==> flow/design.v <==
module SatTruncFP
  #(
    parameter	NB_XI  	= 20,
    parameter	NBF_XI	= 12,
    parameter	NB_XO	= 8,
    parameter	NBF_XO	= 6
    )
   (
    input [(NB_XI)-1:0]  i_data,
    output [(NB_XO)-1:0] o_data
    );
   localparam	NBI_XI	=	NB_XI	-	NBF_XI;
   localparam	NBI_XO	=	NB_XO	-	NBF_XO;
   wire [NB_XO-1:0] 	 aux_Sat;
   wire [NBF_XO-1:0] 	 aux_trunc;
   wire 		 condicion;
   wire [NB_XO-1:0] 	 resultado1;
   wire [NB_XO-1:0] 	 resultado2;
	generate
	   if (NBF_XI >= NBF_XO)
	     begin
		assign	aux_trunc = i_data[(NBF_XI-1):(NBF_XI - NBF_XO)];
	     end
	   else
	     begin
		assign	aux_trunc = {i_data[NBF_XI-1:0],{(NBF_XO - NBF_XI){1'b0}}};
	     end
	   if (NBI_XI > NBI_XO)
	     begin
		assign	condicion		=	(i_data[(NB_XI-2)-:(NBI_XI-NBI_XO)] == {(NBI_XI-NBI_XO){i_data[NB_XI-1]}});
		assign	resultado1		=	{i_data[(NB_XI-1)],{(NB_XO-1){~i_data[(NB_XI-1)]}}};
		assign	resultado2		=	{i_data[(NB_XI-1)],i_data[NBF_XI +:NBI_XO-1],aux_trunc};
		assign	aux_Sat			=	condicion	?	resultado2	:	resultado1;
	     end
	   else
	     begin
		if (NBI_XO == NBI_XI)
                  assign  aux_Sat = {i_data[(NB_XI-1)-:NBI_XI],aux_trunc};
		else
		  assign  aux_Sat	= {{(NBI_XO - NBI_XI){i_data[NB_XI-1]}},i_data[(NB_XI-1)-:NBI_XI],aux_trunc};
	     end
	endgenerate
   assign	o_data=aux_Sat;
endmodule
module filtro_fir
  #(
    parameter WW_INPUT  = 8,
    parameter WW_OUTPUT = 8
    ) 
   (
    input 			  clk,
    input 			  i_en,
    input 			  i_srst,
    input signed [ WW_INPUT-1:0]  i_data,
    output signed [WW_OUTPUT-1:0] o_data
    );
  localparam WW_COEFF = 8;
   reg  signed [WW_INPUT           -1:0] register [14:1];
   wire signed [         WW_COEFF  -1:0] coeff    [14:0];
   wire signed [WW_INPUT+WW_COEFF  -1:0] prod     [14:0];
   wire signed [WW_INPUT+WW_COEFF+1-1:0] sum      [8:1]; 
   wire signed [WW_INPUT+WW_COEFF+2-1:0] sum1     [4:1]; 
   wire signed [WW_INPUT+WW_COEFF+3-1:0] sum2     [2:1]; 
   wire signed [WW_INPUT+WW_COEFF+4-1:0] sum3; 
   reg signed [WW_INPUT+WW_COEFF   -1:0] prod_d   [14:0];
   reg signed [WW_INPUT+WW_COEFF+4 -1:0] sum3_d;
   reg signed [WW_INPUT+WW_COEFF+1 -1:0] sum_d    [8:1];
    assign coeff[ 0] = 8'hFF;
    assign coeff[ 1] = 8'hFF;
    assign coeff[ 2] = 8'hFF;
    assign coeff[ 3] = 8'h00;
    assign coeff[ 4] = 8'h03;
    assign coeff[ 5] = 8'h08;
    assign coeff[ 6] = 8'h0D;
    assign coeff[ 7] = 8'h10;
    assign coeff[ 8] = 8'h0D;
    assign coeff[ 9] = 8'h08;
    assign coeff[10] = 8'h03;
    assign coeff[11] = 8'h00;
    assign coeff[12] = 8'hFF;
    assign coeff[13] = 8'hFF;
    assign coeff[14] = 8'hFF;
  always @(posedge clk) begin
    if (i_srst == 1'b1) begin
      register[ 1] <= {WW_INPUT{1'b0}};
      register[ 2] <= {WW_INPUT{1'b0}};
      register[ 3] <= {WW_INPUT{1'b0}};
      register[ 4] <= {WW_INPUT{1'b0}};
      register[ 5] <= {WW_INPUT{1'b0}};
      register[ 6] <= {WW_INPUT{1'b0}};
      register[ 7] <= {WW_INPUT{1'b0}};
      register[ 8] <= {WW_INPUT{1'b0}};
      register[ 9] <= {WW_INPUT{1'b0}};
      register[10] <= {WW_INPUT{1'b0}};
      register[11] <= {WW_INPUT{1'b0}};
      register[12] <= {WW_INPUT{1'b0}};
      register[13] <= {WW_INPUT{1'b0}};
      register[14] <= {WW_INPUT{1'b0}};
    end else begin
      if (i_en == 1'b1) begin
        register[ 1] <= i_data;
        register[ 2] <= register[ 1];
        register[ 3] <= register[ 2];
        register[ 4] <= register[ 3];
        register[ 5] <= register[ 4];
        register[ 6] <= register[ 5];
        register[ 7] <= register[ 6];
        register[ 8] <= register[ 7];
        register[ 9] <= register[ 8];
        register[10] <= register[ 9];
        register[11] <= register[10];
        register[12] <= register[11];
        register[13] <= register[12];
	    register[14] <= register[13];
      end
    end
  end
  assign prod[ 0] = coeff[ 0] * i_data;
  assign prod[ 1] = coeff[ 1] * register[ 1];
  assign prod[ 2] = coeff[ 2] * register[ 2];
  assign prod[ 3] = coeff[ 3] * register[ 3];
  assign prod[ 4] = coeff[ 4] * register[ 4];
  assign prod[ 5] = coeff[ 5] * register[ 5];
  assign prod[ 6] = coeff[ 6] * register[ 6];
  assign prod[ 7] = coeff[ 7] * register[ 7];
  assign prod[ 8] = coeff[ 8] * register[ 8];
  assign prod[ 9] = coeff[ 9] * register[ 9];
  assign prod[10] = coeff[10] * register[10];
  assign prod[11] = coeff[11] * register[11];
  assign prod[12] = coeff[12] * register[12];
  assign prod[13] = coeff[13] * register[13];
  assign prod[14] = coeff[14] * register[14];
  always@(posedge clk) begin
    prod_d[ 0] <= prod[ 0];
    prod_d[ 1] <= prod[ 1];
    prod_d[ 2] <= prod[ 2];
    prod_d[ 3] <= prod[ 3];
    prod_d[ 4] <= prod[ 4];
    prod_d[ 5] <= prod[ 5];
    prod_d[ 6] <= prod[ 6];
    prod_d[ 7] <= prod[ 7];
    prod_d[ 8] <= prod[ 8];
    prod_d[ 9] <= prod[ 9];
    prod_d[10] <= prod[10];
    prod_d[11] <= prod[11];
    prod_d[12] <= prod[12];
    prod_d[13] <= prod[13];
    prod_d[14] <= prod[14];
  end
  assign sum[ 1] = prod_d[ 0] + prod_d[ 1]; 
  assign sum[ 2] = prod_d[ 2] + prod_d[ 3];
  assign sum[ 3] = prod_d[ 4] + prod_d[ 5];
  assign sum[ 4] = prod_d[ 6] + prod_d[ 7];
  assign sum[ 5] = prod_d[08] + prod_d[ 9];
  assign sum[ 6] = prod_d[10] + prod_d[11];
  assign sum[ 7] = prod_d[12] + prod_d[13];
  assign sum[ 8] = {prod_d[14][WW_INPUT+WW_COEFF-1],prod_d[14]};
  always@(posedge clk) begin
    sum_d[1] <= sum[1];
    sum_d[2] <= sum[2];
    sum_d[3] <= sum[3];
    sum_d[4] <= sum[4];
    sum_d[5] <= sum[5];
    sum_d[6] <= sum[6];
    sum_d[7] <= sum[7];
    sum_d[8] <= sum[8];
  end
  assign sum1[ 1] = sum_d[ 1] + sum_d[ 2]; 
  assign sum1[ 2] = sum_d[ 3] + sum_d[ 4];
  assign sum1[ 3] = sum_d[ 5] + sum_d[ 6];
  assign sum1[ 4] = sum_d[ 7] + sum_d[ 8];
  assign sum2[ 1] = sum1[ 1] + sum1[ 2]; 
  assign sum2[ 2] = sum1[ 3] + sum1[ 4];
  assign sum3 = sum2[ 1] + sum2[ 2]; 
  always@(posedge clk)
    sum3_d <= sum3;
  SatTruncFP
	inst_SatTruncFP_dataB
	(
	  .i_data(	sum3_d	),
	  .o_data(	o_data	)
	);
endmodule
**Tool chain data of filtro_fir**

What the tools print for filtro_fir, step after step.
Line numbers count from 1 in the design file above.
The mark - stands for no value.

- Top: filtro_fir
- Clock input: clk
- Standard-cell library: sky130hd
- Library corner: tt_025C_1v80

**Elaborated design**

Yosys after proc, flatten, opt, wreduce and memory -nomap, before mapping. Enables and synchronous resets that opt folds into registers are not counted as muxes. Print and check cells are not counted. Equal cells are merged and count once.

- Register bits after elaboration: 428
- Output and inout bits: 8
- Elaborated cells: 61

- Muxes and demuxes: 1
- $mul: 4
- Equal/unequal tests: 1
- Bitwise logic cells: 1
- Add/sub/neg operators: 18

Operator list:

| cell | count |
|---|---|
| multiplier 5 x 8 -> 13 bit (first input constant) | 2 |
| negator 8 -> 16 bit | 6 |
| multiplier 3 x 8 -> 11 bit (first input constant) | 2 |
| adder 18 x 18 -> 19 bit | 2 |
| adder 17 x 16 -> 18 bit | 2 |
| adder 16 x 16 -> 17 bit | 2 |
| adder 19 x 19 -> 20 bit | 1 |
| adder 17 x 11 -> 18 bit | 1 |
| adder 17 x 17 -> 18 bit | 1 |
| adder 13 x 11 -> 14 bit | 1 |
| adder 13 x 12 -> 14 bit | 1 |
| adder 11 x 11 -> 12 bit | 1 |
| two-way mux 7 bit | 1 |
| == test 6 bit | 1 |
| inverter 1 bit | 1 |

**Logic depth**

Depth = most cells in a row (Yosys ltp): at word level without a register or memory, in the mapped netlist without a sequential cell, where the memories' decode and read muxes count.

- Depth in word-level cells: 3
- ABC_AREA: 1
- Mapped depth: 20

**Synthesis result**

Yosys stat after the flow's synthesis: flattened, memories mapped to cells. It holds for the ABC_AREA given above (unset counts as 0); a run with the other value may have another netlist.

Cells by type:

| cell | count |
|---|---|
| sky130_fd_sc_hd__dfxtp_1 | 411 |
| sky130_fd_sc_hd__fa_1 | 121 |
| sky130_fd_sc_hd__ha_1 | 163 |
| sky130_fd_sc_hd__inv_1 | 405 |
| sky130_fd_sc_hd__nand2_1 | 346 |
| sky130_fd_sc_hd__a21oi_1 | 166 |
| sky130_fd_sc_hd__xor2_1 | 82 |
| sky130_fd_sc_hd__a211oi_1 | 53 |
| sky130_fd_sc_hd__nor2_1 | 95 |
| sky130_fd_sc_hd__nand3_1 | 61 |
| sky130_fd_sc_hd__xnor2_1 | 28 |
| sky130_fd_sc_hd__a31oi_1 | 23 |
| sky130_fd_sc_hd__a21o_1 | 12 |
| sky130_fd_sc_hd__nand4_1 | 14 |
| sky130_fd_sc_hd__clkbuf_1 | 22 |
| sky130_fd_sc_hd__o21ai_0 | 16 |
| sky130_fd_sc_hd__buf_2 | 15 |
| sky130_fd_sc_hd__nor3_1 | 15 |

Other cell types: 22; their cells: 69.

- Flip-flop cells: 411
- Synthesis area: 19515.0 um^2
- Cell count: 2117
- Buffer cells: 44
- Sequential area: 8227.9 um^2

**Path before layout**

Source: OpenSTA report_checks on the synthesized netlist (no wires, ideal clock, input and output delay 20% of the period each), path of least setup slack; recovery checks are left aside. Register names are those of the netlist, which keeps one name where synthesis merged equal registers.

- Path type: register to register
- From: reg sum_d[6][10]
- To: reg sum3_d[18]
- Path delay: 3774 ps
- Slack: 1725 ps
- Library setup time: 112 ps
- Driving pins on the path: 17
- Required time: 5388 ps
- Arrival: 3662 ps
- Clock period: 5500 ps
- Synthesis period reached: 3775 ps

"path delay" = arrival - input delay + setup time.
"driving pins on the path": output pins that drive a net of the path, with the launching flip-flop's if there is one; two outputs of one cell count as two.
"synthesis period reached" is the clock period less the worst setup slack; recovery checks do not enter. This is arithmetic on one report: input and output delays are still those of the set period (20% each).
Between the ends stands the longest chain of elaborated cells between them, by number of cells; it is not shown to be the way that was timed. Of several equally long chains one is given.
Each line given opens the expression or statement behind the cell; cells for indexed reads and writes are added by Yosys, which also makes memories of some case tables.

- Cells stage by stage: sky130_fd_sc_hd__dfxtp_1 > sky130_fd_sc_hd__inv_1 > sky130_fd_sc_hd__fa_1 > sky130_fd_sc_hd__inv_1 > sky130_fd_sc_hd__fa_1 > sky130_fd_sc_hd__fa_1 > sky130_fd_sc_hd__inv_1 > sky130_fd_sc_hd__fa_1 > sky130_fd_sc_hd__inv_1 > sky130_fd_sc_hd__ha_1 > sky130_fd_sc_hd__a21o_1 > sky130_fd_sc_hd__a21oi_1 > sky130_fd_sc_hd__nor2_1 > sky130_fd_sc_hd__nor2_1 > sky130_fd_sc_hd__nand2_1 > sky130_fd_sc_hd__nand2_1 > sky130_fd_sc_hd__nand2_1
- Cells in the longest elaborated chain: 3
- Elaborated cells on any way between the ends: 3
- Classes of those cells: 3 x add/sub

RTL lines, path after synthesis:

| element | line | text |
|---|---|---|
| start, declared | 67 | `reg signed [WW_INPUT+WW_COEFF+1 -1:0] sum_d    [8:1];` |
| start, assigned | 164 | `sum_d[6] <= sum[6];` |
| adder 17 x 11 -> 18 bit | 170 | `assign sum1[ 3] = sum_d[ 5] + sum_d[ 6];` |
| adder 18 x 18 -> 19 bit | 173 | `assign sum2[ 2] = sum1[ 3] + sum1[ 4];` |
| adder 19 x 19 -> 20 bit | 174 | `assign sum3 = sum2[ 1] + sum2[ 2];` |
| end, assigned | 176 | `sum3_d <= sum3;` |
| end, declared | 66 | `reg signed [WW_INPUT+WW_COEFF+4 -1:0] sum3_d;` |

**Worst path after layout**

From the final timing report of flow run A: the path of least setup slack in the routed layout; clock arrival at registers is part of the times.
The path's times are printed in steps of 10 ps; the period is the one set.

- Path type: register to register
- From: reg sum_d[3][15]
- To: reg sum3_d[16]
- Clock period: 5470 ps
- Library setup time: 100 ps
- Slack: 1340 ps
- Arrival: 4570 ps
- Driving pins on the path: 17
- Required time: 5910 ps

Between the ends stands the longest chain of elaborated cells between them, by number of cells; it is not shown to be the way that was timed. Of several equally long chains one is given.

- Cells stage by stage: sky130_fd_sc_hd__dfxtp_1 > sky130_fd_sc_hd__inv_1 > sky130_fd_sc_hd__fa_1 > sky130_fd_sc_hd__inv_1 > sky130_fd_sc_hd__fa_1 > sky130_fd_sc_hd__fa_1 > sky130_fd_sc_hd__inv_1 > sky130_fd_sc_hd__fa_1 > sky130_fd_sc_hd__inv_1 > sky130_fd_sc_hd__ha_1 > sky130_fd_sc_hd__nand2_1 > sky130_fd_sc_hd__inv_1 > sky130_fd_sc_hd__a21oi_1 > sky130_fd_sc_hd__o21a_1 > sky130_fd_sc_hd__nand2_1 > sky130_fd_sc_hd__nand2_1 > sky130_fd_sc_hd__nand2_1
- Cells in the longest elaborated chain: 3
- Elaborated cells on any way between the ends: 3
- Classes of those cells: 3 x add/sub

RTL lines, path post-layout:

| element | line | text |
|---|---|---|
| start, declared | 67 | `reg signed [WW_INPUT+WW_COEFF+1 -1:0] sum_d    [8:1];` |
| start, assigned | 161 | `sum_d[3] <= sum[3];` |
| adder 17 x 17 -> 18 bit | 169 | `assign sum1[ 2] = sum_d[ 3] + sum_d[ 4];` |
| adder 18 x 18 -> 19 bit | 172 | `assign sum2[ 1] = sum1[ 1] + sum1[ 2];` |
| adder 19 x 19 -> 20 bit | 174 | `assign sum3 = sum2[ 1] + sum2[ 2];` |
| end, assigned | 176 | `sum3_d <= sum3;` |
| end, declared | 66 | `reg signed [WW_INPUT+WW_COEFF+4 -1:0] sum3_d;` |

Module filtro_fir, platform sky130hd: 4 stored runs of the flow (Yosys, OpenROAD) with differing settings, in no particular order. Input and output delays are each 20% of the period that was set; the output load is 0.01 pF.
"time on the worst setup path" = time allowed to the worst setup path (clock period - input delay - output delay, where it has them) - its slack; a late launch clock adds to it, a late capture clock takes from it.
"time on the worst setup path" is known to 10 ps.

### Flow run A

==> flow/run.sh <==
#!/bin/bash
# the make line also repeats the synthesis and layout settings of config.mk as NAME=value (left out here)
make -C /OpenROAD-flow-scripts/flow DESIGN_CONFIG=/design/flow/config.mk WORK_HOME=/design/flow/orfs CLKGATE_MAP_FILE= finish
==> flow/config.mk <==
export PLATFORM = sky130hd
export DESIGN_NAME = filtro_fir
export DESIGN_NICKNAME = filtro_fir
export VERILOG_FILES = /design/flow/design.v
export SDC_FILE = /design/flow/constraint.sdc
export NUM_CORES = 4
export LEC_CHECK = 0
export ABC_AREA = 1
export CAP_MARGIN = 15
export CELL_PAD_IN_SITES_DETAIL_PLACEMENT = 1
export CELL_PAD_IN_SITES_GLOBAL_PLACEMENT = 1
export CORE_ASPECT_RATIO = 1.32
export CORE_MARGIN = 8
export CORE_UTILIZATION = 45
export CTS_CLUSTER_SIZE = 65
export MAX_ROUTING_LAYER = met5
export MIN_ROUTING_LAYER = met2
export PLACE_DENSITY_LB_ADDON = 0.14
export SETUP_SLACK_MARGIN = -0.51
export SLEW_MARGIN = 10
export TNS_END_PERCENT = 35
==> flow/constraint.sdc <==
create_clock -name core_clock -period 5.47 [get_ports {clk}]
set_input_delay 1.0940 -clock core_clock [delete_from_list [all_inputs] [get_ports {clk}]]
set_output_delay 1.0940 -clock core_clock [all_outputs]
set_load 0.01 [all_outputs]

Results of flow run A:
- Die size: 50350.3 um^2
- Post-route utilization: 50.8%
- Setup slack of the worst path: 1343 ps
- Yosys chip area after synthesis: 19515.0 um^2
- Worst-case hold slack: 317 ps
- Time on the worst setup path: 4130 ps
- Class of the worst setup path: register to register
- Setup total negative slack: 0 ps

### Flow run B

==> flow/run.sh <==
#!/bin/bash
# the make line also repeats the synthesis and layout settings of config.mk as NAME=value (left out here)
make -C /OpenROAD-flow-scripts/flow DESIGN_CONFIG=/design/flow/config.mk WORK_HOME=/design/flow/orfs CLKGATE_MAP_FILE= finish
==> flow/config.mk <==
export PLATFORM = sky130hd
export DESIGN_NAME = filtro_fir
export DESIGN_NICKNAME = filtro_fir
export VERILOG_FILES = /design/flow/design.v
export SDC_FILE = /design/flow/constraint.sdc
export NUM_CORES = 4
export LEC_CHECK = 0
export ABC_AREA = 1
export CAP_MARGIN = 30
export CELL_PAD_IN_SITES_GLOBAL_PLACEMENT = 0
export CORE_ASPECT_RATIO = 0.68
export CORE_MARGIN = 3
export CORE_UTILIZATION = 18
export CTS_CLUSTER_SIZE = 63
export GPL_ROUTABILITY_DRIVEN = 0
export GPL_TIMING_DRIVEN = 1
export HOLD_SLACK_MARGIN = 0.21
export MAX_ROUTING_LAYER = met4
export MIN_ROUTING_LAYER = met1
export SETUP_SLACK_MARGIN = 0.31
export SLEW_MARGIN = 5
export TNS_END_PERCENT = 50
==> flow/constraint.sdc <==
create_clock -name core_clock -period 4.36 [get_ports {clk}]
set_input_delay 0.8720 -clock core_clock [delete_from_list [all_inputs] [get_ports {clk}]]
set_output_delay 0.8720 -clock core_clock [all_outputs]
set_load 0.01 [all_outputs]

Results of flow run B:
- Setup total negative slack: 0 ps
- Time on the worst setup path: 3880 ps
- Class of the worst setup path: register to register
- Worst-case hold slack: 321 ps
- Post-route utilization: 21.4%
- Setup slack of the worst path: 479 ps
- Yosys chip area after synthesis: 19515.0 um^2
- Die size: 112477.0 um^2

### Flow run C

==> flow/run.sh <==
#!/bin/bash
# the make line also repeats the synthesis and layout settings of config.mk as NAME=value (left out here)
make -C /OpenROAD-flow-scripts/flow DESIGN_CONFIG=/design/flow/config.mk WORK_HOME=/design/flow/orfs CLKGATE_MAP_FILE= finish
==> flow/config.mk <==
export PLATFORM = sky130hd
export DESIGN_NAME = filtro_fir
export DESIGN_NICKNAME = filtro_fir
export VERILOG_FILES = /design/flow/design.v
export SDC_FILE = /design/flow/constraint.sdc
export NUM_CORES = 4
export LEC_CHECK = 0
export ABC_AREA = 0
export CAP_MARGIN = 30
export CELL_PAD_IN_SITES_GLOBAL_PLACEMENT = 0
export CORE_ASPECT_RATIO = 0.68
export CORE_MARGIN = 3
export CORE_UTILIZATION = 18
export CTS_CLUSTER_SIZE = 63
export GPL_ROUTABILITY_DRIVEN = 1
export GPL_TIMING_DRIVEN = 1
export MAX_ROUTING_LAYER = met5
export MIN_ROUTING_LAYER = met2
export SLEW_MARGIN = 5
export TNS_END_PERCENT = 50
==> flow/constraint.sdc <==
create_clock -name core_clock -period 4.36 [get_ports {clk}]
set_input_delay 0.8720 -clock core_clock [delete_from_list [all_inputs] [get_ports {clk}]]
set_output_delay 0.8720 -clock core_clock [all_outputs]
set_load 0.01 [all_outputs]

Results of flow run C:
- Setup slack of the worst path: 46 ps
- Post-route utilization: 21.8%
- Die size: 109219.0 um^2
- Yosys chip area after synthesis: 18939.4 um^2
- Setup total negative slack: 0 ps
- Worst-case hold slack: 320 ps
- Time on the worst setup path: 4310 ps
- Class of the worst setup path: register to register

### Flow run D

==> flow/run.sh <==
#!/bin/bash
# the make line also repeats the synthesis and layout settings of config.mk as NAME=value (left out here)
make -C /OpenROAD-flow-scripts/flow DESIGN_CONFIG=/design/flow/config.mk WORK_HOME=/design/flow/orfs CLKGATE_MAP_FILE= finish
==> flow/config.mk <==
export PLATFORM = sky130hd
export DESIGN_NAME = filtro_fir
export DESIGN_NICKNAME = filtro_fir
export VERILOG_FILES = /design/flow/design.v
export SDC_FILE = /design/flow/constraint.sdc
export NUM_CORES = 4
export LEC_CHECK = 0
export ABC_AREA = 0
export CAP_MARGIN = 30
export CELL_PAD_IN_SITES_GLOBAL_PLACEMENT = 0
export CORE_ASPECT_RATIO = 0.68
export CORE_MARGIN = 3
export CORE_UTILIZATION = 18
export CTS_CLUSTER_SIZE = 63
export GPL_ROUTABILITY_DRIVEN = 0
export GPL_TIMING_DRIVEN = 1
export MAX_ROUTING_LAYER = met4
export MIN_ROUTING_LAYER = met1
export SLEW_MARGIN = 5
export TNS_END_PERCENT = 50
==> flow/constraint.sdc <==
create_clock -name core_clock -period 4.36 [get_ports {clk}]
set_input_delay 0.8720 -clock core_clock [delete_from_list [all_inputs] [get_ports {clk}]]
set_output_delay 0.8720 -clock core_clock [all_outputs]
set_load 0.01 [all_outputs]

Results of flow run D:
- Setup total negative slack: -1 ps
- Time on the worst setup path: 4360 ps
- Class of the worst setup path: register to register
- Yosys chip area after synthesis: 18939.4 um^2
- Setup slack of the worst path: -1 ps
- Post-route utilization: 21.7%
- Worst-case hold slack: 319 ps
- Die size: 109219.0 um^2
